==> flow/design.v <==
module fpmultiplier (output logic [31:0] product, output logic ready,
		input logic [31:0] a, input logic clock, nreset);
enum {activation, start, loada, loadb, check, special, regularcalculation,carries, final_output}state;
logic [31:0] multi_a, multi_b;
logic [47:0] manti_48bit;
logic [22:0] manti_23bit; 
logic [9:0] expon; 
logic sign;
logic infinite_a,NaN_a,zero_a,infinite_b,NaN_b,zero_b; 
assign  infinite_a = (multi_a[30:23]==8'b11111111)&&(multi_a[22:0]==0);
assign  NaN_a = (multi_a[30:23]==8'b11111111)&&(multi_a[22:0]!=0);
assign  zero_a = (multi_a[30:23]==0);
assign  infinite_b = (multi_b[30:23]==8'b11111111)&&(multi_b[22:0]==0);
assign  NaN_b = (multi_b[30:23]==8'b11111111)&&(multi_b[22:0]!=0);
assign  zero_b = (multi_b[30:23]==0); 
always_ff @(posedge clock, negedge nreset)
if (~nreset)
  begin 
  product <=0;
  multi_a <= 0;
  multi_b <= 0;
  state <= start;
  ready <= 0;
  end
else
begin 
  case (state)
    activation:
           begin
           ready <=1;
           end
    start: 
           begin
           ready <= 0;
           state <= loada;
           end
    loada: 
           begin 
           multi_a <= a;
           state <= loadb;
           end
    loadb: 
           begin
           multi_b <= a;
           state <= check;        
           end
    check:
           begin
           sign <= multi_a[31]^multi_b[31];
           if(NaN_a||infinite_a||zero_a||NaN_b||infinite_b||zero_b)
           state <= special;
           else
           state <= regularcalculation;
           end
    special:
           begin
            state <= final_output;
            if (NaN_a||NaN_b) 
              begin
              expon <= 10'b0011111111;
              manti_23bit <= 1;
              end
            else if (infinite_a||infinite_b) 
              begin
              if (zero_a|zero_b)  
                begin
                expon <= 10'b0011111111;
                manti_23bit <= 1;  
                end
              else 
                begin
                expon <= 10'b0011111111;
                manti_23bit <= 0;
                end
              end
            else 
              begin 
              expon <= 10'b0000000000;
              manti_23bit <= 0;
              end
           end
    regularcalculation:
           begin
           state <= carries;
           sign <= multi_a[31]^multi_b[31];
           manti_48bit <= {1'b1, {multi_a[22:0]}}*{1'b1, {multi_b[22:0]}};
           expon <= {2'b00,multi_a[30:23]}+{2'b00,multi_b[30:23]}-10'd127; 
           end 
    carries:
           begin 
           state <= final_output;
           if (manti_48bit[47]==1)  
             begin
             expon <= expon + 1'b1; 
             manti_48bit <= manti_48bit>>1|{{25{1'b0}},1'b1,{22{1'b0}}}; 
             end
           else
             begin  
             manti_48bit <= manti_48bit|{{25{1'b0}},1'b1,{22{1'b0}}}; 
             end
           end
    final_output:
           begin 
           ready <= 1;
           state <= start;        
           if (NaN_a||infinite_a||zero_a||NaN_b||infinite_b||zero_b)
             product <= {sign,expon[7:0],manti_23bit};
           else if ($signed(expon) >= 255)
             product <= {sign,8'b11111111,23'd0};
           else if ($signed(expon) <= 0)
             product <= {sign,31'd0};
           else 
             product <= {sign,expon[7:0],manti_48bit[45:23]};
           end 
  endcase
end
endmodule
Tool chain data of fpmultiplier
Tool output for the design above before and after an edit, in the order of the flow. Lines under "unedited" count in the file above, lines under "edited" in the edited file. "change" is "edited" less "unedited", of the values as shown; "rel. change" is that difference over "unedited", in percent. Operators: Yosys type, input widths -> output width; for muxes data width and select width s. Not given: --

Top: fpmultiplier. Clock: clock. Standard-cell library: sky130hd. Timing corner: tt_025C_1v80.

Edit of the RTL
The edit as a unified diff against the file above. The edit is scripted: it alters the design's behaviour and was not made to optimise anything.

```diff
@@ -85,5 +85,5 @@
            sign <= multi_a[31]^multi_b[31];
            manti_48bit <= {1'b1, {multi_a[22:0]}}*{1'b1, {multi_b[22:0]}};
-           expon <= {2'b00,multi_a[30:23]}+{2'b00,multi_b[30:23]}-10'd127; 
+           expon <= ({2'b00,multi_a[30:23]}^{2'b00,multi_b[30:23]})-10'd127; 
            end 
     carries:
```

After elaboration
Source: Yosys, flattened and elaborated, memories not mapped. Widths are those after wreduce. Registers that Yosys merges into a memory's read port (data or address) are not register bits. Print and check cells do not count. Equal cells are merged and count once.

Word-level totals: output and inout bits (unedited 33, edited 33, change 0, rel. change 0.00%); word-level cells (unedited 76, edited 76, change 0, rel. change 0.00%); register bits after elaboration (unedited 211, edited 211, change 0, rel. change 0.00%); input bits (unedited 34, edited 34, change 0, rel. change 0.00%).

Cells by class: bitwise logic cells (unedited 3, edited 4, change +1, rel. change +33.33%); $mul (unedited 1, edited 1, change 0, rel. change 0.00%); mux-type cells (unedited 14, edited 14, change 0, rel. change 0.00%); $add $sub $neg (unedited 3, edited 2, change -1, rel. change -33.33%); eq/ne operators (unedited 11, edited 11, change 0, rel. change 0.00%); reductions and logical operators (unedited 31, edited 31, change 0, rel. change 0.00%); magnitude comparators (unedited 2, edited 2, change 0, rel. change 0.00%).

Operators with widths: $add 8x8->9 (unedited 1, edited 0, change -1, rel. change -100.00%); $sub 9x7->10 const B (unedited 1, edited 0, change -1, rel. change -100.00%); $sub 8x7->9 const B (unedited 0, edited 1, change +1); $xor 8x8->8 (unedited 0, edited 1, change +1).

Unchanged operator kinds not shown: 35.

Longest topological paths
Longest topological path by Yosys (ltp), each cell counted once; first at word level (registers and memories cut), then after technology mapping (sequential cells cut; the memories' decode and read muxes count).

Logic depth: depth after elaboration (unedited 9, edited 9, change 0, rel. change 0.00%); ABC_AREA (unedited 0, edited 0); mapped depth (unedited 26, edited 27, change +1, rel. change +3.85%); gate-level depth less buffers (unedited 24, edited 25, change +1, rel. change +4.17%).

Mapped cells and area
Yosys stat after the flow's synthesis: flattened, memories mapped to cells. It holds for the ABC_AREA given above (unset counts as 0); a run with the other value may have another netlist.

Cells by type: sky130_fd_sc_hd__a21oi_1 (unedited 55, edited 27, change -28, rel. change -50.91%); sky130_fd_sc_hd__a22o_1 (unedited 24, edited 0, change -24, rel. change -100.00%); sky130_fd_sc_hd__o21ai_0 (unedited 42, edited 62, change +20, rel. change +47.62%); sky130_fd_sc_hd__ha_1 (unedited 186, edited 172, change -14, rel. change -7.53%); sky130_fd_sc_hd__xor2_1 (unedited 11, edited 20, change +9, rel. change +81.82%); sky130_fd_sc_hd__nand2_1 (unedited 347, edited 355, change +8, rel. change +2.31%); sky130_fd_sc_hd__o211ai_1 (unedited 8, edited 0, change -8, rel. change -100.00%); sky130_fd_sc_hd__o21bai_1 (unedited 10, edited 3, change -7, rel. change -70.00%); sky130_fd_sc_hd__nor2b_1 (unedited 7, edited 2, change -5, rel. change -71.43%); sky130_fd_sc_hd__a21boi_0 (unedited 5, edited 0, change -5, rel. change -100.00%); sky130_fd_sc_hd__nor3b_1 (unedited 5, edited 0, change -5, rel. change -100.00%); sky130_fd_sc_hd__xnor2_1 (unedited 18, edited 22, change +4, rel. change +22.22%); sky130_fd_sc_hd__a211oi_1 (unedited 5, edited 1, change -4, rel. change -80.00%); sky130_fd_sc_hd__mux2_2 (unedited 48, edited 51, change +3, rel. change +6.25%); sky130_fd_sc_hd__a21o_1 (unedited 20, edited 23, change +3, rel. change +15.00%); sky130_fd_sc_hd__nor3_1 (unedited 15, edited 12, change -3, rel. change -20.00%); sky130_fd_sc_hd__nor4b_1 (unedited 4, edited 1, change -3, rel. change -75.00%); sky130_fd_sc_hd__o21a_1 (unedited 3, edited 6, change +3, rel. change +100.00%).

Unchanged cell types not shown: 16. The list need not be complete.

Mapped netlist: sequential area (µm²) (unedited 3739.8, edited 3739.8, change 0.0, rel. change 0.00%); mapped area (µm²) (unedited 24511.0, edited 23770.3, change -740.7, rel. change -3.02%); cells in the netlist (unedited 2587, edited 2510, change -77, rel. change -2.98%); mapped flip-flops (unedited 142, edited 142, change 0, rel. change 0.00%); buffers (unedited 122, edited 119, change -3, rel. change -2.46%).

Timing after synthesis
OpenSTA on the mapped netlist: ideal clock, no wires. The path of least setup slack (recovery checks aside). Input and output delay are each 20% of the period. Register names are those of the netlist, which keeps one name where synthesis merged equal registers.

Timing post-synthesis: path type (unedited reg-to-reg, edited reg-to-reg); start point (unedited register multi_a[7], edited register multi_b[4]); end point (unedited register manti_48bit[45], edited register manti_48bit[46]); path buffers (unedited 2, edited 2, change 0, rel. change 0.00%); slack (ns) (unedited 2.290, edited 2.143, change -0.147); period (ns) (unedited 9.0, edited 9.0, change 0.0, rel. change 0.00%); data required time (ns) (unedited 8.735, edited 8.739, change +0.004, rel. change +0.05%); arrival (ns) (unedited 6.445, edited 6.595, change +0.150, rel. change +2.33%); launch time at the first pin (ns) (unedited 0.000, edited 0.000, change 0.000); driving pins on the path (unedited 24, edited 26, change +2, rel. change +8.33%); path delay (ns) (unedited 6.710, edited 6.856, change +0.146, rel. change +2.18%); setup time (ns) (unedited 0.265, edited 0.261, change -0.004); period reached after synthesis (ns) (unedited 6.71, edited 6.857, change +0.147, rel. change +2.19%).

"path delay" is the arrival time less input delay plus setup time. "driving pins on the path" counts driving pins, that of a launching flip-flop among them; a cell with two outputs on the path counts twice. "period reached after synthesis" = period - worst setup slack (recovery checks aside). The figure is calculated, with input and output delays left at 20% of the set period. The rows between start and end are the longest chain of elaborated cells between them; the timing report does not say that the signal goes this way. Where chains are equally long, one stands for them. Each line given opens the expression or statement behind the cell; cells for indexed reads and writes are added by Yosys, which also makes memories of some case tables. A register here has more assigning lines than the two given.

On the way, post-synthesis, unedited:
Path through: sky130_fd_sc_hd__dfrtp_1 sky130_fd_sc_hd__clkbuf_1 sky130_fd_sc_hd__clkbuf_1 sky130_fd_sc_hd__nand2_1 sky130_fd_sc_hd__fa_1 sky130_fd_sc_hd__inv_1 sky130_fd_sc_hd__fa_1 sky130_fd_sc_hd__inv_1 sky130_fd_sc_hd__fa_1 sky130_fd_sc_hd__inv_1 sky130_fd_sc_hd__fa_1 sky130_fd_sc_hd__fa_1 sky130_fd_sc_hd__fa_1 sky130_fd_sc_hd__inv_1 sky130_fd_sc_hd__fa_1 sky130_fd_sc_hd__inv_1 sky130_fd_sc_hd__ha_1 sky130_fd_sc_hd__nand4_1 sky130_fd_sc_hd__nor4_4 sky130_fd_sc_hd__o211ai_2 sky130_fd_sc_hd__a21bo_4 sky130_fd_sc_hd__a21o_1 sky130_fd_sc_hd__a2111oi_4 sky130_fd_sc_hd__nor3_1. For cells in the longest elaborated chain the number is 2. The figure for elaborated cells on any way between the ends is 2. RTL lines with such cells: 2. Classes of those cells: 1 x mul; 1 x mux.

Ends and longest elaborated chain, post-synthesis, unedited: start, declared (RTL line 4) `logic [31:0] multi_a, multi_b;`; start, assigned (RTL line 20) `multi_a <= 0;`; start, assigned (RTL line 39) `multi_a <= a;`; $mul 24x24->48 (RTL line 86) `manti_48bit <= {1'b1, {multi_a[22:0]}}*{1'b1, {multi_b[22:0]}};`; $pmux 48 s2 (RTL line 27) `case (state)`; end, assigned (RTL line 86); end, assigned (RTL line 95) `manti_48bit <= manti_48bit>>1|{{25{1'b0}},1'b1,{22{1'b0}}};`; end, declared (RTL line 5) `logic [47:0] manti_48bit;`.

On the way, post-synthesis, edited:
Path through: sky130_fd_sc_hd__dfrtp_1 sky130_fd_sc_hd__clkbuf_1 sky130_fd_sc_hd__clkbuf_1 sky130_fd_sc_hd__nand2_1 sky130_fd_sc_hd__fa_1 sky130_fd_sc_hd__inv_1 sky130_fd_sc_hd__fa_1 sky130_fd_sc_hd__inv_1 sky130_fd_sc_hd__fa_1 sky130_fd_sc_hd__fa_1 sky130_fd_sc_hd__inv_1 sky130_fd_sc_hd__fa_1 sky130_fd_sc_hd__fa_1 sky130_fd_sc_hd__inv_1 sky130_fd_sc_hd__fa_1 sky130_fd_sc_hd__inv_1 sky130_fd_sc_hd__ha_1 sky130_fd_sc_hd__a21o_1 sky130_fd_sc_hd__a21o_1 sky130_fd_sc_hd__a211oi_2 sky130_fd_sc_hd__o22ai_2 sky130_fd_sc_hd__a2111oi_4 sky130_fd_sc_hd__nor3_2 sky130_fd_sc_hd__or2_1 sky130_fd_sc_hd__a31oi_1 sky130_fd_sc_hd__mux2i_1. For cells in the longest elaborated chain the number is 2. The figure for elaborated cells on any way between the ends is 2. RTL lines with such cells: 2. Classes of those cells: 1 x mul; 1 x mux.

Ends and longest elaborated chain, post-synthesis, edited: start, declared (RTL line 4) `logic [31:0] multi_a, multi_b;`; start, assigned (RTL line 21) `multi_b <= 0;`; start, assigned (RTL line 44) `multi_b <= a;`; $mul 24x24->48 (RTL line 86) `manti_48bit <= {1'b1, {multi_a[22:0]}}*{1'b1, {multi_b[22:0]}};`; $pmux 48 s2 (RTL line 27) `case (state)`; end, assigned (RTL line 86); end, assigned (RTL line 95) `manti_48bit <= manti_48bit>>1|{{25{1'b0}},1'b1,{22{1'b0}}};`; end, declared (RTL line 5) `logic [47:0] manti_48bit;`.

Worst path after layout
From the final timing report of the runs of set A: the path of least setup slack in the routed layout; clock arrival at registers is part of the times.

Timing after layout: path type (unedited reg-to-reg, edited reg-to-reg); start point (unedited register multi_b[3], edited register multi_b[6]); end point (unedited register manti_48bit[36], edited register manti_48bit[46]); launch time at the first pin (ns) (unedited 0.42, edited 0.44, change +0.02, rel. change +4.76%); path buffers (unedited 0, edited 2, change +2); data required time (ns) (unedited 8.50, edited 8.55, change +0.05, rel. change +0.59%); setup time (ns) (unedited 0.18, edited 0.14, change -0.04); period (ns) (unedited 8.27, edited 8.27, change 0.00, rel. change 0.00%); arrival (ns) (unedited 7.77, edited 8.01, change +0.24, rel. change +3.09%); driving pins on the path (unedited 22, edited 25, change +3, rel. change +13.64%); slack (ns) (unedited 0.74, edited 0.55, change -0.19).

The rows between start and end are the longest chain of elaborated cells between them; the timing report does not say that the signal goes this way. Where chains are equally long, one stands for them. A register here has more assigning lines than the two given.

On the way, after layout, unedited:
Path through: sky130_fd_sc_hd__dfrtp_1 sky130_fd_sc_hd__nand2_1 sky130_fd_sc_hd__fa_1 sky130_fd_sc_hd__inv_1 sky130_fd_sc_hd__fa_1 sky130_fd_sc_hd__inv_1 sky130_fd_sc_hd__fa_1 sky130_fd_sc_hd__fa_1 sky130_fd_sc_hd__inv_1 sky130_fd_sc_hd__fa_1 sky130_fd_sc_hd__fa_1 sky130_fd_sc_hd__inv_1 sky130_fd_sc_hd__fa_1 sky130_fd_sc_hd__inv_1 sky130_fd_sc_hd__ha_1 sky130_fd_sc_hd__nand2_1 sky130_fd_sc_hd__or4_1 sky130_fd_sc_hd__a311oi_2 sky130_fd_sc_hd__a21oi_1 sky130_fd_sc_hd__nor2_1 sky130_fd_sc_hd__a311oi_1 sky130_fd_sc_hd__o31ai_1. For cells in the longest elaborated chain the number is 2. The figure for elaborated cells on any way between the ends is 2. RTL lines with such cells: 2. Classes of those cells: 1 x mul; 1 x mux.

Ends and longest elaborated chain, after layout, unedited: start, declared (RTL line 4) `logic [31:0] multi_a, multi_b;`; start, assigned (RTL line 21) `multi_b <= 0;`; start, assigned (RTL line 44) `multi_b <= a;`; $mul 24x24->48 (RTL line 86) `manti_48bit <= {1'b1, {multi_a[22:0]}}*{1'b1, {multi_b[22:0]}};`; $pmux 48 s2 (RTL line 27) `case (state)`; end, assigned (RTL line 86); end, assigned (RTL line 95) `manti_48bit <= manti_48bit>>1|{{25{1'b0}},1'b1,{22{1'b0}}};`; end, declared (RTL line 5) `logic [47:0] manti_48bit;`.

On the way, after layout, edited:
Path through: sky130_fd_sc_hd__dfrtp_1 sky130_fd_sc_hd__and2_1 sky130_fd_sc_hd__fa_1 sky130_fd_sc_hd__fa_1 sky130_fd_sc_hd__inv_1 sky130_fd_sc_hd__fa_1 sky130_fd_sc_hd__fa_1 sky130_fd_sc_hd__inv_1 sky130_fd_sc_hd__fa_1 sky130_fd_sc_hd__fa_1 sky130_fd_sc_hd__inv_1 sky130_fd_sc_hd__fa_1 sky130_fd_sc_hd__inv_1 sky130_fd_sc_hd__ha_1 sky130_fd_sc_hd__a211oi_1 sky130_fd_sc_hd__o21ai_0 sky130_fd_sc_hd__a211oi_2 sky130_fd_sc_hd__buf_4 sky130_fd_sc_hd__o22ai_2 sky130_fd_sc_hd__buf_4 sky130_fd_sc_hd__a2111oi_4 sky130_fd_sc_hd__nor3_2 sky130_fd_sc_hd__or2_1 sky130_fd_sc_hd__a31oi_1 sky130_fd_sc_hd__mux2i_1. For cells in the longest elaborated chain the number is 2. The figure for elaborated cells on any way between the ends is 2. RTL lines with such cells: 2. Classes of those cells: 1 x mul; 1 x mux.

Ends and longest elaborated chain, after layout, edited: start, declared (RTL line 4) `logic [31:0] multi_a, multi_b;`; start, assigned (RTL line 21) `multi_b <= 0;`; start, assigned (RTL line 44) `multi_b <= a;`; $mul 24x24->48 (RTL line 86) `manti_48bit <= {1'b1, {multi_a[22:0]}}*{1'b1, {multi_b[22:0]}};`; $pmux 48 s2 (RTL line 27) `case (state)`; end, assigned (RTL line 86); end, assigned (RTL line 95) `manti_48bit <= manti_48bit>>1|{{25{1'b0}},1'b1,{22{1'b0}}};`; end, declared (RTL line 5) `logic [47:0] manti_48bit;`.

Flow runs
Both versions went through the flow (Yosys, OpenROAD) with the same settings in each pair. Constraints: input delay and output delay 20% of the set period each, output load 0.01 pF.

Flow settings, set A:
CORE_UTILIZATION: 40. The entry for PLACE_DENSITY reads 0.6. period_ns: 8.27. For CAP_MARGIN the number is 20. Under CORE_MARGIN stands 2. Under SLEW_MARGIN stands 20.

Final reports, set A: standard-cell area after routing (µm²) (unedited 26704.4, edited 26163.8, change -540.6, rel. change -2.02%); power consumption (µW) (unedited 1511, edited 1576, change +65, rel. change +4.30%); full die area (µm²) (unedited 63272.4, edited 61392.5, change -1879.9, rel. change -2.97%); utilization after routing (%) (unedited 44.2, edited 44.4, change +0.2); lowest hold slack (ns) (unedited 0.396, edited 0.393, change -0.003); synthesis area (µm²) (unedited 24511.0, edited 23770.3, change -740.7, rel. change -3.02%); setup slack of the worst path (ns) (unedited 0.736, edited 0.545, change -0.191).

Flow settings, set B:
The entry for CELL_PAD_IN_SITES_GLOBAL_PLACEMENT reads 0. The figure for CORE_ASPECT_RATIO is 1.3. Under CORE_MARGIN stands 4. CORE_UTILIZATION: 35. The figure for CTS_CLUSTER_SIZE is 24. MAX_ROUTING_LAYER: met4. Under PLACE_DENSITY_LB_ADDON stands 0.16. period_ns: 8.18. For CAP_MARGIN the number is 20. Under SLEW_MARGIN stands 20.

Final reports, set B: standard-cell area after routing (µm²) (unedited 27024.7, edited 26520.4, change -504.3, rel. change -1.87%); power consumption (µW) (unedited 1601, edited 1566, change -35, rel. change -2.19%); full die area (µm²) (unedited 74366.2, edited 72184.3, change -2181.9, rel. change -2.93%); utilization after routing (%) (unedited 39.0, edited 39.6, change +0.6); lowest hold slack (ns) (unedited 0.414, edited 0.398, change -0.016); synthesis area (µm²) (unedited 24511.0, edited 23770.3, change -740.7, rel. change -3.02%); setup slack of the worst path (ns) (unedited 0.467, edited 0.599, change +0.132).

"power consumption": no workload was simulated; the value follows from the tool's default switching activity.
